==> flow/design.v <==
module flappy_core(
	input clk,
	input resetn,
	input go,
	input stop,
	input jump,
	input [1:0] sw,
	output [7:0] x,
	output [6:0] y,
	output [2:0] colour,
	output [7:0] HEX0,
	output [7:0] HEX1,
	output [7:0] HEX2,
	output [7:0] HEX3,
	output [14:0] LEDR
	);
	 wire [27:0] score;
	 wire [3:0] score_thousands;
	 wire [3:0] score_hundreds;
	 wire [3:0] score_tens;
	 wire [3:0] score_ones;
    wire [1112:0] draw;
    wire [27:0] rate;
	 wire [15:0] counter;
    wire start, move, lose;
    control c(
	.clk(clk),
	.go(go),
	.stop(stop),
   .start(start),
	.resetn(resetn),
	.move(move),
	.lose(lose)
	);
    datapath d(
	.clk(clk),
	.start(start),
	.move(move),
	.jump(jump),
	.rate(rate),
	.resetn(resetn),
	.draw(draw),
	.LEDR(LEDR[14:0]),
	.score(score),
	.lose(lose)
	);
    display d0(
	.floor(draw),
	.clk(clk),
	.resetn(resetn),
	.x(x),
	.y(y),
	.colour(colour),
	.counter(counter)
	);
	difficultySwitch diffSw(
		.sel(sw),
		.rate(rate)
	);
	bcd b0(
		.number(score[13:0]),
		.thousands(score_thousands),
		.hundreds(score_hundreds),
		.tens(score_tens),
		.ones(score_ones)
	);
	hex_display h0(
		.IN(score_ones),
		.OUT(HEX0)
	);
	hex_display h1(
		.IN(score_tens),
		.OUT(HEX1)
	);
	hex_display h2(
		.IN(score_hundreds),
		.OUT(HEX2)
	);
	 hex_display h3(
		.IN(score_thousands),
		.OUT(HEX3)
	);
endmodule
module difficultySwitch(
	input [1:0] sel,
	output reg [27:0] rate
	);
	always @(*) begin
		case(sel)
			2'b00: rate = 28'd150;  
			2'b01: rate = 28'd100;  
			2'b10: rate = 28'd80;   
			2'b11: rate = 28'd1500;  
		endcase
	end
endmodule
module control(
	input clk,
	input go,
	input stop,
	input resetn,
	input lose,
	output reg start,
	output reg move
	);
	reg [5:0] cur, next;
	localparam S_READY = 5'd0,
		  S_READY_WAIT = 5'd1,
		  S_MOVE  = 5'd2,
		  S_STOP  = 5'd3;
	always@(*)
	begin: state_table
		case (cur)
			S_READY: next = go ? S_READY_WAIT : S_READY;
			S_READY_WAIT: next = S_MOVE;
			S_MOVE: next = stop ? S_STOP : (lose ? S_READY : S_MOVE);
			S_STOP: next = S_READY;
			default: next = S_READY;
		endcase
	end
	always @(*)
	begin: enable_signals
		start = 1'b0;
		move = 1'b0;
		case (cur) 
			S_READY: begin 
				start = 1'b1;
			end
			S_MOVE: begin 
				move = 1'b1;
			end
			default: begin
			end
		endcase	
	end
	always@(posedge clk) 
	begin: state_FFs
		if (!resetn)
			cur <= S_READY;
		else 
			cur <= next;
	end
endmodule
module datapath (
    input clk,
    input start,
    input move,
    input jump,
	 input [27:0] rate,	
	input resetn,
	output [14:0] LEDR,
	output reg [27:0] score,
	output reg [1112:0] draw,
	output reg lose
    );
    reg [27:0] count;
	 reg [2:0] count2;
	reg [1112:0] obstacles;
    reg [6:0] height;
	reg [4:0] start_falling;
    reg going_up;
	 parameter gap = 7'b0000000;
	 parameter big_gap = {12{gap}};
    always@(posedge clk) begin
		if (!resetn) begin
			count <= rate;
			count2 <= 2'd3;
        	height <= 7'd40;
			going_up <= 1'b1;
			lose <= 1'b0;
			draw <= 1112'b0;
			obstacles[1105:0] <= {7'd35, big_gap, 7'd40, big_gap, 7'd20, big_gap, 7'd30, big_gap, 7'd45, big_gap, 7'd25, big_gap, 7'd35, big_gap, 7'd10};
			score <= 13'b0;
			start_falling <= 5'b0;
		end
        else if (start) begin
        	count <= rate;
        	height <= 7'd40;
         draw <= 1112'b0;
			obstacles[1105:0] <= {7'd35, big_gap, 7'd40, big_gap, 7'd20, big_gap, 7'd30, big_gap, 7'd45, big_gap, 7'd25, big_gap, 7'd35, big_gap, 7'd10};
			going_up <= 1'b1;
			score <= 13'b0;
			lose <= 1'b0;
			count2 <= 2'd3;
        end
		else begin
            if (count == 28'b0) begin
                count <= rate;
				score = score + 1;
				if (count2 == 1'b0) begin
					draw = draw << 7;
					draw[6:0] = obstacles[1105:1099];
					obstacles[1105:0] = {obstacles[1098:0], obstacles[1105:1099]};
					count2 = 2'd3;
				end else
					count2 = count2 - 1;
				if (height == 7'd0) 
					lose <= 1'b1;
				if (height == 7'd80) 
					lose <= 1'b1;
				if (draw[1105:1099] != 7'b0 && (height < draw[1105:1099] || height > draw[1105:1099] + 7'd24))
					lose <= 1'b1;
				if (jump) begin
					start_falling = 5'b1111;
					going_up = 1'b1;			
					end
				else if (start_falling > 0)
					start_falling = start_falling - 1;
				else 
					going_up = 1'b0;
				if (going_up)
					height = height + 1;
				else
					height = height -1;
				draw[1112:1106] = height;
				end
            else
				count <= count - 1;
        end
    end
    assign LEDR[5:0] = 6'b0;
    assign LEDR[7] = 1'b0;
    assign LEDR[6] = going_up;
    assign LEDR[14:8] = height;
endmodule
module display (
    input [1112:0] floor,
    input clk,
	 input resetn,
    output reg [7:0] x,
    output reg [6:0] y,
    output reg [2:0] colour,
	 output reg [15:0] counter
    );
   reg [7:0] x_init;
   reg [8:0] y_init;
	reg [8:0] runner_count;
	reg [6:0] runner_height;
	reg [1112:0] local_draw;
	reg [7:0] y_pixel;
	reg [7:0] pipe_height;  
	reg [8:0] count;
    always@(posedge clk) begin
		if (!resetn) begin
			x_init <= 8'd2;
			y_init <= 9'd84;		
			counter <= 15'b0;
			local_draw <= floor;
			count <= 8'd0;			
		end
		else begin
			if (counter < 15'd12800) begin
				if (counter < 15'd160) begin
					if (counter < 15'd80) 
						x <= 8'd0;
					else 
						x <= 8'd1;
					runner_count = counter % 80;
					y = y_init - runner_count;
					runner_height = floor[1112:1106];
					if (runner_count == 7'd0)
						colour = 3'b011;
					else if (runner_count < runner_height || runner_count > runner_height + 3)
						colour = 3'b011;
					else 
						colour = 3'b100;
				end 
				else begin
					count = (counter-160) % 320;
					if (count < 80)
						x <= x_init;
					else if (count < 160)
						x <= x_init + 1;
					else if (count < 240)
						x <= x_init + 2;
					else if (count < 320)
						x <= x_init + 3;
					y_pixel = count % 80;
					y <= y_init - y_pixel;
					pipe_height = local_draw[1105:1099];
					if (y_pixel < pipe_height || y_pixel > pipe_height + 7'd24)
						colour = 3'b110;
					else 
						colour = 3'b011;
					if (pipe_height == 7'd0) 
						colour = 3'b011;
					if (count == 15'd319) begin
						x_init <= x_init + 4;
						local_draw <= local_draw << 7;
					end
				end
				counter = counter + 1;
			end
			else begin 
				x_init <= 8'd2;
				y_init <= 9'd84;
				counter <= 15'b0;
				local_draw <= floor;
				count <= 8'd0;
			end
		end
	end
endmodule
module hex_display(IN, OUT);
    input [3:0] IN;
	output reg [7:0] OUT;
	always @(*)
	begin
	case(IN[3:0])
		4'b0000: OUT = 7'b1000000;
		4'b0001: OUT = 7'b1111001;
		4'b0010: OUT = 7'b0100100;
		4'b0011: OUT = 7'b0110000;
		4'b0100: OUT = 7'b0011001;
		4'b0101: OUT = 7'b0010010;
		4'b0110: OUT = 7'b0000010;
		4'b0111: OUT = 7'b1111000;
		4'b1000: OUT = 7'b0000000;
		4'b1001: OUT = 7'b0011000;
		4'b1010: OUT = 7'b0001000;
		4'b1011: OUT = 7'b0000011;
		4'b1100: OUT = 7'b1000110;
		4'b1101: OUT = 7'b0100001;
		4'b1110: OUT = 7'b0000110;
		4'b1111: OUT = 7'b0001110;
		default: OUT = 7'b0111111;
	endcase
	end
endmodule
module bcd(number, thousands, hundreds, tens, ones);
   input  [13:0] number;
   output reg [3:0] thousands;
   output reg [3:0] hundreds;
   output reg [3:0] tens;
   output reg [3:0] ones;
   reg [29:0] shift;
   integer i;
   always @(number)
   begin
      shift[29:14] = 0;
      shift[13:0]  = number;
      for (i=0; i<14; i=i+1) begin
         if (shift[17:14] >= 5)
            shift[17:14] = shift[17:14] + 3;
         if (shift[21:18] >= 5)
            shift[21:18] = shift[21:18] + 3;
         if (shift[25:22] >= 5)
            shift[25:22] = shift[25:22] + 3;
		if (shift[29:26] >= 5)
			shift[29:26] = shift[29:26] + 3;
         shift = shift << 1;
      end
	  thousands = shift[29:26];
      hundreds  = shift[25:22];
      tens      = shift[21:18];
      ones      = shift[17:14];
   end
endmodule
--- tool output ---
**Step by step through the tools: flappy_core**

Each step is given for the RTL above and for the edited RTL.
"original" refers to lines of the RTL above, "edited" to lines of the edited file.
"change" is "edited" less "original", of the values as shown.
Cell names lack the library's common part.
The mark -- stands for no value.

- Top module: flappy_core
- Clock: clk
- Standard-cell library: sky130hd
- Corner: tt_025C_1v80

**Edit of the RTL**

The edit as a unified diff against the file above.
This change comes from a script, not from a designer. The edited design behaves differently; no optimisation was intended.

```diff
@@ -251,5 +251,5 @@
 		else begin
 			if (counter < 15'd12800) begin
-				if (counter < 15'd160) begin
+				if (counter >= 15'd160) begin
 					if (counter < 15'd80) 
 						x <= 8'd0;
```

**Word-level counts**

Yosys after proc, flatten, opt, wreduce and memory -nomap, before mapping. Memory bits, and registers merged into a memory's read port (data or address), are not among the register bits. Print and check cells are not counted.
Memory sizes are those after Yosys's memory passes, which may raise the word count (mostly to a power of two), join words into wider ones and drop unused or constant bits.

Storage and ports:

| what | original | edited | change |
|---|---|---|---|
| bits in registers | 3,446 | 3,446 | 0 |
| latch bits | 0 | 0 | 0 |
| memory bits (writable) | 0 | 0 | 0 |
| ROM bits | 448 | 448 | 0 |
| clocked read ports x word width | 0 | 0 | 0 |
| memory cells | 4 | 4 | 0 |
| input bits | 7 | 7 | 0 |
| elaborated cells | 272 | 272 | 0 |

Operators by class:

| what | original | edited | change |
|---|---|---|---|
| add/sub/neg operators | 63 | 63 | 0 |
| $mul | 0 | 0 | 0 |
| div/mod/pow operators | 3 | 3 | 0 |
| order comparisons | 60 | 60 | 0 |
| eq/ne operators | 10 | 10 | 0 |
| shifts and indexed selects | 0 | 0 | 0 |
| mux-type cells | 87 | 87 | 0 |
| bitwise logic cells | 3 | 3 | 0 |
| reduce/logical cells | 24 | 24 | 0 |

Memory list:

| what | original | edited |
|---|---|---|
| shape (words x width / read and write ports) | 16x7 r1 w0; 16x7 r1 w0; 16x7 r1 w0; 16x7 r1 w0 | 16x7 r1 w0; 16x7 r1 w0; 16x7 r1 w0; 16x7 r1 w0 |

Operators with widths:

| kind | original | edited | change |
|---|---|---|---|
| < comparator 16 x 8 -> 1 bit with constant B | 1 | 0 | -1 |
| greater-or-equal comparator 16 x 8 -> 1 bit with constant B | 0 | 1 | +1 |

Unchanged operator kinds not shown: 73.

**Depth**

Yosys ltp: most cells in a row. Word level: on the elaborated netlist, between registers, memories and ports. Mapped: between sequential cells and ports; inverters and the memories' decode and read muxes count.

Depth:

| what | original | edited | change |
|---|---|---|---|
| word-level depth | 26 | 26 | 0 |
| ABC_AREA | 0 | 0 | -- |
| mapped depth | 78 | 68 | -10 |

**Netlist**

Yosys stat after the flow's synthesis: flattened, memories mapped to cells. It holds for the ABC_AREA given above (unset counts as 0); a run with the other value may have another netlist.

Synthesis totals:

| what | original | edited | change |
|---|---|---|---|
| standard cells after synthesis | 15,754 | 15,993 | +239 |
| mapped area (um^2) | 133,583.1 | 134,781.8 | +1,198.7 |
| flip-flops | 3,418 | 3,418 | 0 |

Cell types:

| cell type | original | edited | change |
|---|---|---|---|
| o21ai_0 | 48 | 88 | +40 |
| a21oi_1 | 2,251 | 2,283 | +32 |
| nor3_1 | 38 | 61 | +23 |
| mux2_2 | 10 | 29 | +19 |
| clkbuf_1 | 991 | 1,008 | +17 |
| nand2_1 | 7,790 | 7,804 | +14 |
| nand3_1 | 79 | 65 | -14 |
| nand2b_1 | 36 | 50 | +14 |
| nor4_1 | 16 | 29 | +13 |
| o31ai_1 | 9 | 20 | +11 |
| o22ai_1 | 12 | 22 | +10 |
| buf_2 | 10 | 20 | +10 |
| or2_2 | 6 | 16 | +10 |
| mux2i_1 | 46 | 55 | +9 |
| and2_1 | 20 | 29 | +9 |
| mux2_4 | 8 | 0 | -8 |
| xor2_1 | 35 | 28 | -7 |
| a21o_1 | 20 | 13 | -7 |

Unchanged cell types not shown: 24.
Not every row of either side is listed.
The figures by module come from a second, unflattened synthesis with its own total; it is not the netlist above.

Unflattened totals:

| what | original | edited | change |
|---|---|---|---|
| cell total of the unflattened synthesis | 16,030 | 16,427 | +397 |
| area total of the unflattened synthesis (um^2) | 135,491.2 | 137,918.5 | +2,427.3 |

Each row is one instance without its submodules.

Modules, original:

| module | instances | cells | area (um^2) |
|---|---|---|---|
| datapath | 1 | 10,090 | 79,182.2 |
| display | 1 | 5,207 | 50,921.3 |
| bcd | 1 | 540 | 3,876.2 |
| hex_display | 4 | 37 | 279.0 |
| difficultySwitch | 1 | 34 | 259.0 |
| control | 1 | 11 | 136.4 |
| flappy_core | 1 | 0 | 0.0 |

Modules, edited:

| module | instances | cells | area (um^2) |
|---|---|---|---|
| datapath | 1 | 10,090 | 79,182.2 |
| display | 1 | 5,604 | 53,348.7 |
| bcd | 1 | 540 | 3,876.2 |
| hex_display | 4 | 37 | 279.0 |
| difficultySwitch | 1 | 34 | 259.0 |
| control | 1 | 11 | 136.4 |
| flappy_core | 1 | 0 | 0.0 |

**Worst setup path after synthesis**

Source: OpenSTA report_checks on the synthesized netlist (no wires, ideal clock, input and output delay 20% of the period each), path of least setup slack; recovery checks are left aside. Register names are those of the netlist, which keeps one name where synthesis merged equal registers.

Timing path post-synthesis:

| what | original | edited | change |
|---|---|---|---|
| kind | reg2reg | in2reg | -- |
| start | register d0.counter[5] | input resetn | -- |
| end | register d0.local_draw[0] | register d0.local_draw[0] | -- |
| clock period (ns) | 20.0 | 20.0 | 0.0 |
| input delay (ns) | -- | 4.000 | -- |
| time at the first pin (ns) | 0.000 | 4.000 | +4.000 |
| arrival (ns) | 30.600 | 34.768 | +4.168 |
| required time (ns) | 18.313 | 18.097 | -0.216 |
| setup slack (ns) | -12.287 | -16.671 | -4.384 |
| path delay (ns) | 32.287 | 32.671 | +0.384 |
| stages | 19 | 6 | -13 |
| synthesis period reached (ns) | 32.287 | 36.671 | +4.384 |

"path delay" is the arrival time less input delay plus setup time.
"stages": output pins that drive a net of the path, with the launching flip-flop's if there is one; two outputs of one cell count as two.
"synthesis period reached" = period - worst setup slack (recovery checks aside). The figure is calculated, with input and output delays left at 20% of the set period.
The rows between start and end are the longest chain of elaborated cells between them; the timing report does not say that the signal goes this way. Where chains are equally long, one stands for them.
A line is the first line of the expression or statement that the cell stems from. Yosys adds cells for indexed reads and writes and turns some case tables into memories.
A register here has more assigning lines than the two given.
original: Only ways into the end's enable, where the timed path ends, are counted here.

On the way, post-synthesis, original:
- Path through: dfxtp_1 clkbuf_1 inv_1 ha_1 and2b_1 nor2_1 and2_1 buf_2 nor3_1 nor3_1 o31ai_4 o211ai_1 and3_1 buf_2 or4b_2 a21oi_1 a311o_1 o2111a_1 nand2b_1
- Length of the longest elaborated chain: 5
- Elaborated cells on any way between the ends: 8
- RTL lines with such cells: 4
- Classes of those cells: 1 x add/sub; 1 x div; 2 x compare; 3 x eq/ne; 1 x reduce/logical

RTL lines, path post-synthesis, original:

| what | line | source |
|---|---|---|
| start: declaration | 233 | `output reg [15:0] counter` |
| start: assignment | 247 | `counter <= 15'b0;` |
| start: assignment | 292 | `counter = counter + 1;` |
| subtractor 16 x 8 -> 17 bit | 269 | `count = (counter-160) % 320;` |
| modulo 32 x 9 -> 32 bit | 269 |  |
| == test 9 bit | 287 | `if (count == 15'd319) begin` |
| != test 3 bit | -- |  |
| AND reduction 2 bit | -- |  |
| end: assignment | 289 | `local_draw <= local_draw << 7;` |
| end: assignment | 298 | `local_draw <= floor;` |
| end: declaration | 239 | `reg [1112:0] local_draw;` |

edited: Only ways into the end's enable, where the timed path ends, are counted here.

On the way, post-synthesis, edited:
- Path through: o211a_1 clkbuf_1 clkinv_1 clkbuf_1 clkbuf_1 clkbuf_1
- Length of the longest elaborated chain: 2
- Elaborated cells on any way between the ends: 3
- RTL lines with such cells: 0
- Classes of those cells: 2 x eq/ne; 1 x reduce/logical

RTL lines, path post-synthesis, edited:

| what | line | source |
|---|---|---|
| start: declaration | 3 | `input resetn,` |
| != test 3 bit | -- |  |
| AND reduction 2 bit | -- |  |
| end: assignment | 248 | `local_draw <= floor;` |
| end: assignment | 289 | `local_draw <= local_draw << 7;` |
| end: declaration | 239 | `reg [1112:0] local_draw;` |

**Worst path after layout**

Path of least setup slack in the final report of each run of set A (OpenROAD, finished layout, wires in). Where an end is a register, its clock arrival counts in the times.

Timing path post-layout:

| what | original | edited | change |
|---|---|---|---|
| kind | reg2out | reg2out | -- |
| start | register (name not given) | register (name not given) | -- |
| end | output HEX3[0] | output HEX3[3] | -- |
| clock period (ns) | 19.1 | 19.1 | 0.0 |
| time at the first pin (ns) | 0.87 | 0.87 | 0.00 |
| arrival (ns) | 14.15 | 13.78 | -0.37 |
| required time (ns) | 15.28 | 15.28 | 0.00 |
| setup slack (ns) | 1.13 | 1.50 | +0.37 |
| stages | 71 | 67 | -4 |

The rows between start and end are the longest chain of elaborated cells between them; the timing report does not say that the signal goes this way. Where chains are equally long, one stands for them.
A memory read counts as a cell of the chain, while the word-level depth stops at memories.

On the way, post-layout, original:
- Path through: dfxtp_4 inv_2 ha_1 inv_1 ha_1 a21oi_2 xnor2_1 inv_1 ha_1 and2b_2 o21ai_0 a21oi_2 xnor2_2 ha_1 nor2b_1 buf_4 o21ai_0 a21oi_1 [35 not listed] xnor2_2 ha_1 nand2b_1 or4b_1 a21o_1 nand3_1 xnor2_1 inv_1 ha_1 nor2b_1 nand2b_1 mux2_4 buf_4 inv_1 ha_1 nor3_1 a221oi_1 clkdlybuf4s50_1
- Length of the longest elaborated chain: 25
- Elaborated cells on any way between the ends: 118
- RTL lines with such cells: 9
- Classes of those cells: 39 x add/sub; 39 x compare; 39 x mux; 1 x memory

RTL lines, path post-layout, original:

| what | line | source |
|---|---|---|
| start: declaration | 152 |  |
| start: assignment | 173 |  |
| start: assignment | 189 |  |
| adder 4 x 2 -> 4 bit | 344 | `shift[17:14] = shift[17:14] + 3;` |
| 2-to-1 mux 4 bit | 343 | `if (shift[17:14] >= 5)` |
| greater-or-equal comparator 4 x 3 -> 1 bit | 343 |  |
| 2-to-1 mux 4 bit | 343 |  |
| greater-or-equal comparator 4 x 3 -> 1 bit | 343 |  |
| 2-to-1 mux 4 bit | 343 |  |
| greater-or-equal comparator 4 x 3 -> 1 bit | 343 |  |
| [11 not listed] | -- |  |
| adder 4 x 2 -> 4 bit | 344 |  |
| 2-to-1 mux 4 bit | 343 |  |
| adder 4 x 2 -> 4 bit | 346 | `shift[21:18] = shift[21:18] + 3;` |
| 2-to-1 mux 4 bit | 345 | `if (shift[21:18] >= 5)` |
| adder 4 x 2 -> 4 bit | 348 | `shift[25:22] = shift[25:22] + 3;` |
| 2-to-1 mux 4 bit | 347 | `if (shift[25:22] >= 5)` |
| memory read (16 x 7 bit) | 309 | `case(IN[3:0])` |
| end: declaration | 14 | `output [7:0] HEX3,` |

On the way, post-layout, edited:
- Path through: dfxtp_1 inv_1 ha_1 inv_1 ha_1 a21oi_2 xnor2_1 inv_1 ha_1 nand2b_1 o211ai_1 a21oi_1 or2_2 ha_1 nand2b_1 nand4_1 and2_1 ha_1 [31 not listed] inv_1 ha_1 nor2b_1 o21ai_1 xnor2_1 ha_1 nand2b_1 nor2b_1 mux2i_1 ha_1 nor2b_1 o21a_1 a211o_1 ha_1 mux2_2 nor2_1 a2111oi_0 clkdlybuf4s50_1
- Length of the longest elaborated chain: 23
- Elaborated cells on any way between the ends: 106
- RTL lines with such cells: 9
- Classes of those cells: 35 x add/sub; 35 x compare; 35 x mux; 1 x memory

RTL lines, path post-layout, edited:

| what | line | source |
|---|---|---|
| start: declaration | 152 |  |
| start: assignment | 173 |  |
| start: assignment | 189 |  |
| adder 4 x 2 -> 4 bit | 344 | `shift[17:14] = shift[17:14] + 3;` |
| 2-to-1 mux 4 bit | 343 | `if (shift[17:14] >= 5)` |
| greater-or-equal comparator 4 x 3 -> 1 bit | 343 |  |
| 2-to-1 mux 4 bit | 343 |  |
| greater-or-equal comparator 4 x 3 -> 1 bit | 343 |  |
| 2-to-1 mux 4 bit | 343 |  |
| greater-or-equal comparator 4 x 3 -> 1 bit | 343 |  |
| [9 not listed] | -- |  |
| adder 4 x 2 -> 4 bit | 344 |  |
| 2-to-1 mux 4 bit | 343 |  |
| adder 4 x 2 -> 4 bit | 346 | `shift[21:18] = shift[21:18] + 3;` |
| 2-to-1 mux 4 bit | 345 | `if (shift[21:18] >= 5)` |
| adder 4 x 2 -> 4 bit | 348 | `shift[25:22] = shift[25:22] + 3;` |
| 2-to-1 mux 4 bit | 347 | `if (shift[25:22] >= 5)` |
| memory read (16 x 7 bit) | 309 | `case(IN[3:0])` |
| end: declaration | 14 | `output [7:0] HEX3,` |

**Flow runs**

Both versions went through the flow (Yosys, OpenROAD) with the same settings in each pair. Constraints: input delay and output delay 20% of the set period each, output load 0.01 pF.

Flow settings, set A:
- CORE_UTILIZATION: 45
- PLACE_DENSITY: 0.6
- period_ns: 19.1
- CAP_MARGIN: 20
- CORE_MARGIN: 2
- SLEW_MARGIN: 20

Final reports, set A:

| what | original | edited | change |
|---|---|---|---|
| chip area after synthesis (Yosys) (um^2) | 133,583.1 | 134,781.8 | +1,198.7 |
| die footprint (um^2) | 301,225.0 | 303,910.0 | +2,685.0 |
| area of the standard cells in the finished layout (um^2) | 149,669.0 | 149,481.0 | -188.0 |
| smallest setup slack (ns) | 1.129 | 1.499 | +0.370 |
| setup total negative slack (ns) | 0.000 | 0.000 | 0.000 |
| period achieved (ns) | 17.971 | 17.601 | -0.370 |

Flow settings, set B:
- ABC_AREA: 1
- CAP_MARGIN: 5
- CORE_UTILIZATION: 16
- MAX_ROUTING_LAYER: met5
- PLACE_DENSITY: 0.78
- SLEW_MARGIN: 30
- TNS_END_PERCENT: 80
- period_ns: 21.8
- CORE_MARGIN: 2

Final reports, set B:

| what | original | edited | change |
|---|---|---|---|
| chip area after synthesis (Yosys) (um^2) | 132,444.5 | 134,077.3 | +1,632.8 |
| die footprint (um^2) | 835,076.0 | 845,324.0 | +10,248.0 |
| area of the standard cells in the finished layout (um^2) | 155,518.0 | 157,859.0 | +2,341.0 |
| smallest setup slack (ns) | 5.060 | 4.824 | -0.236 |
| setup total negative slack (ns) | 0.000 | 0.000 | 0.000 |
| period achieved (ns) | 16.740 | 16.976 | +0.236 |

"period achieved" means the clock period less the worst setup slack. The figure is calculated, with input and output delays left at 20% of the set period.
--- end ---
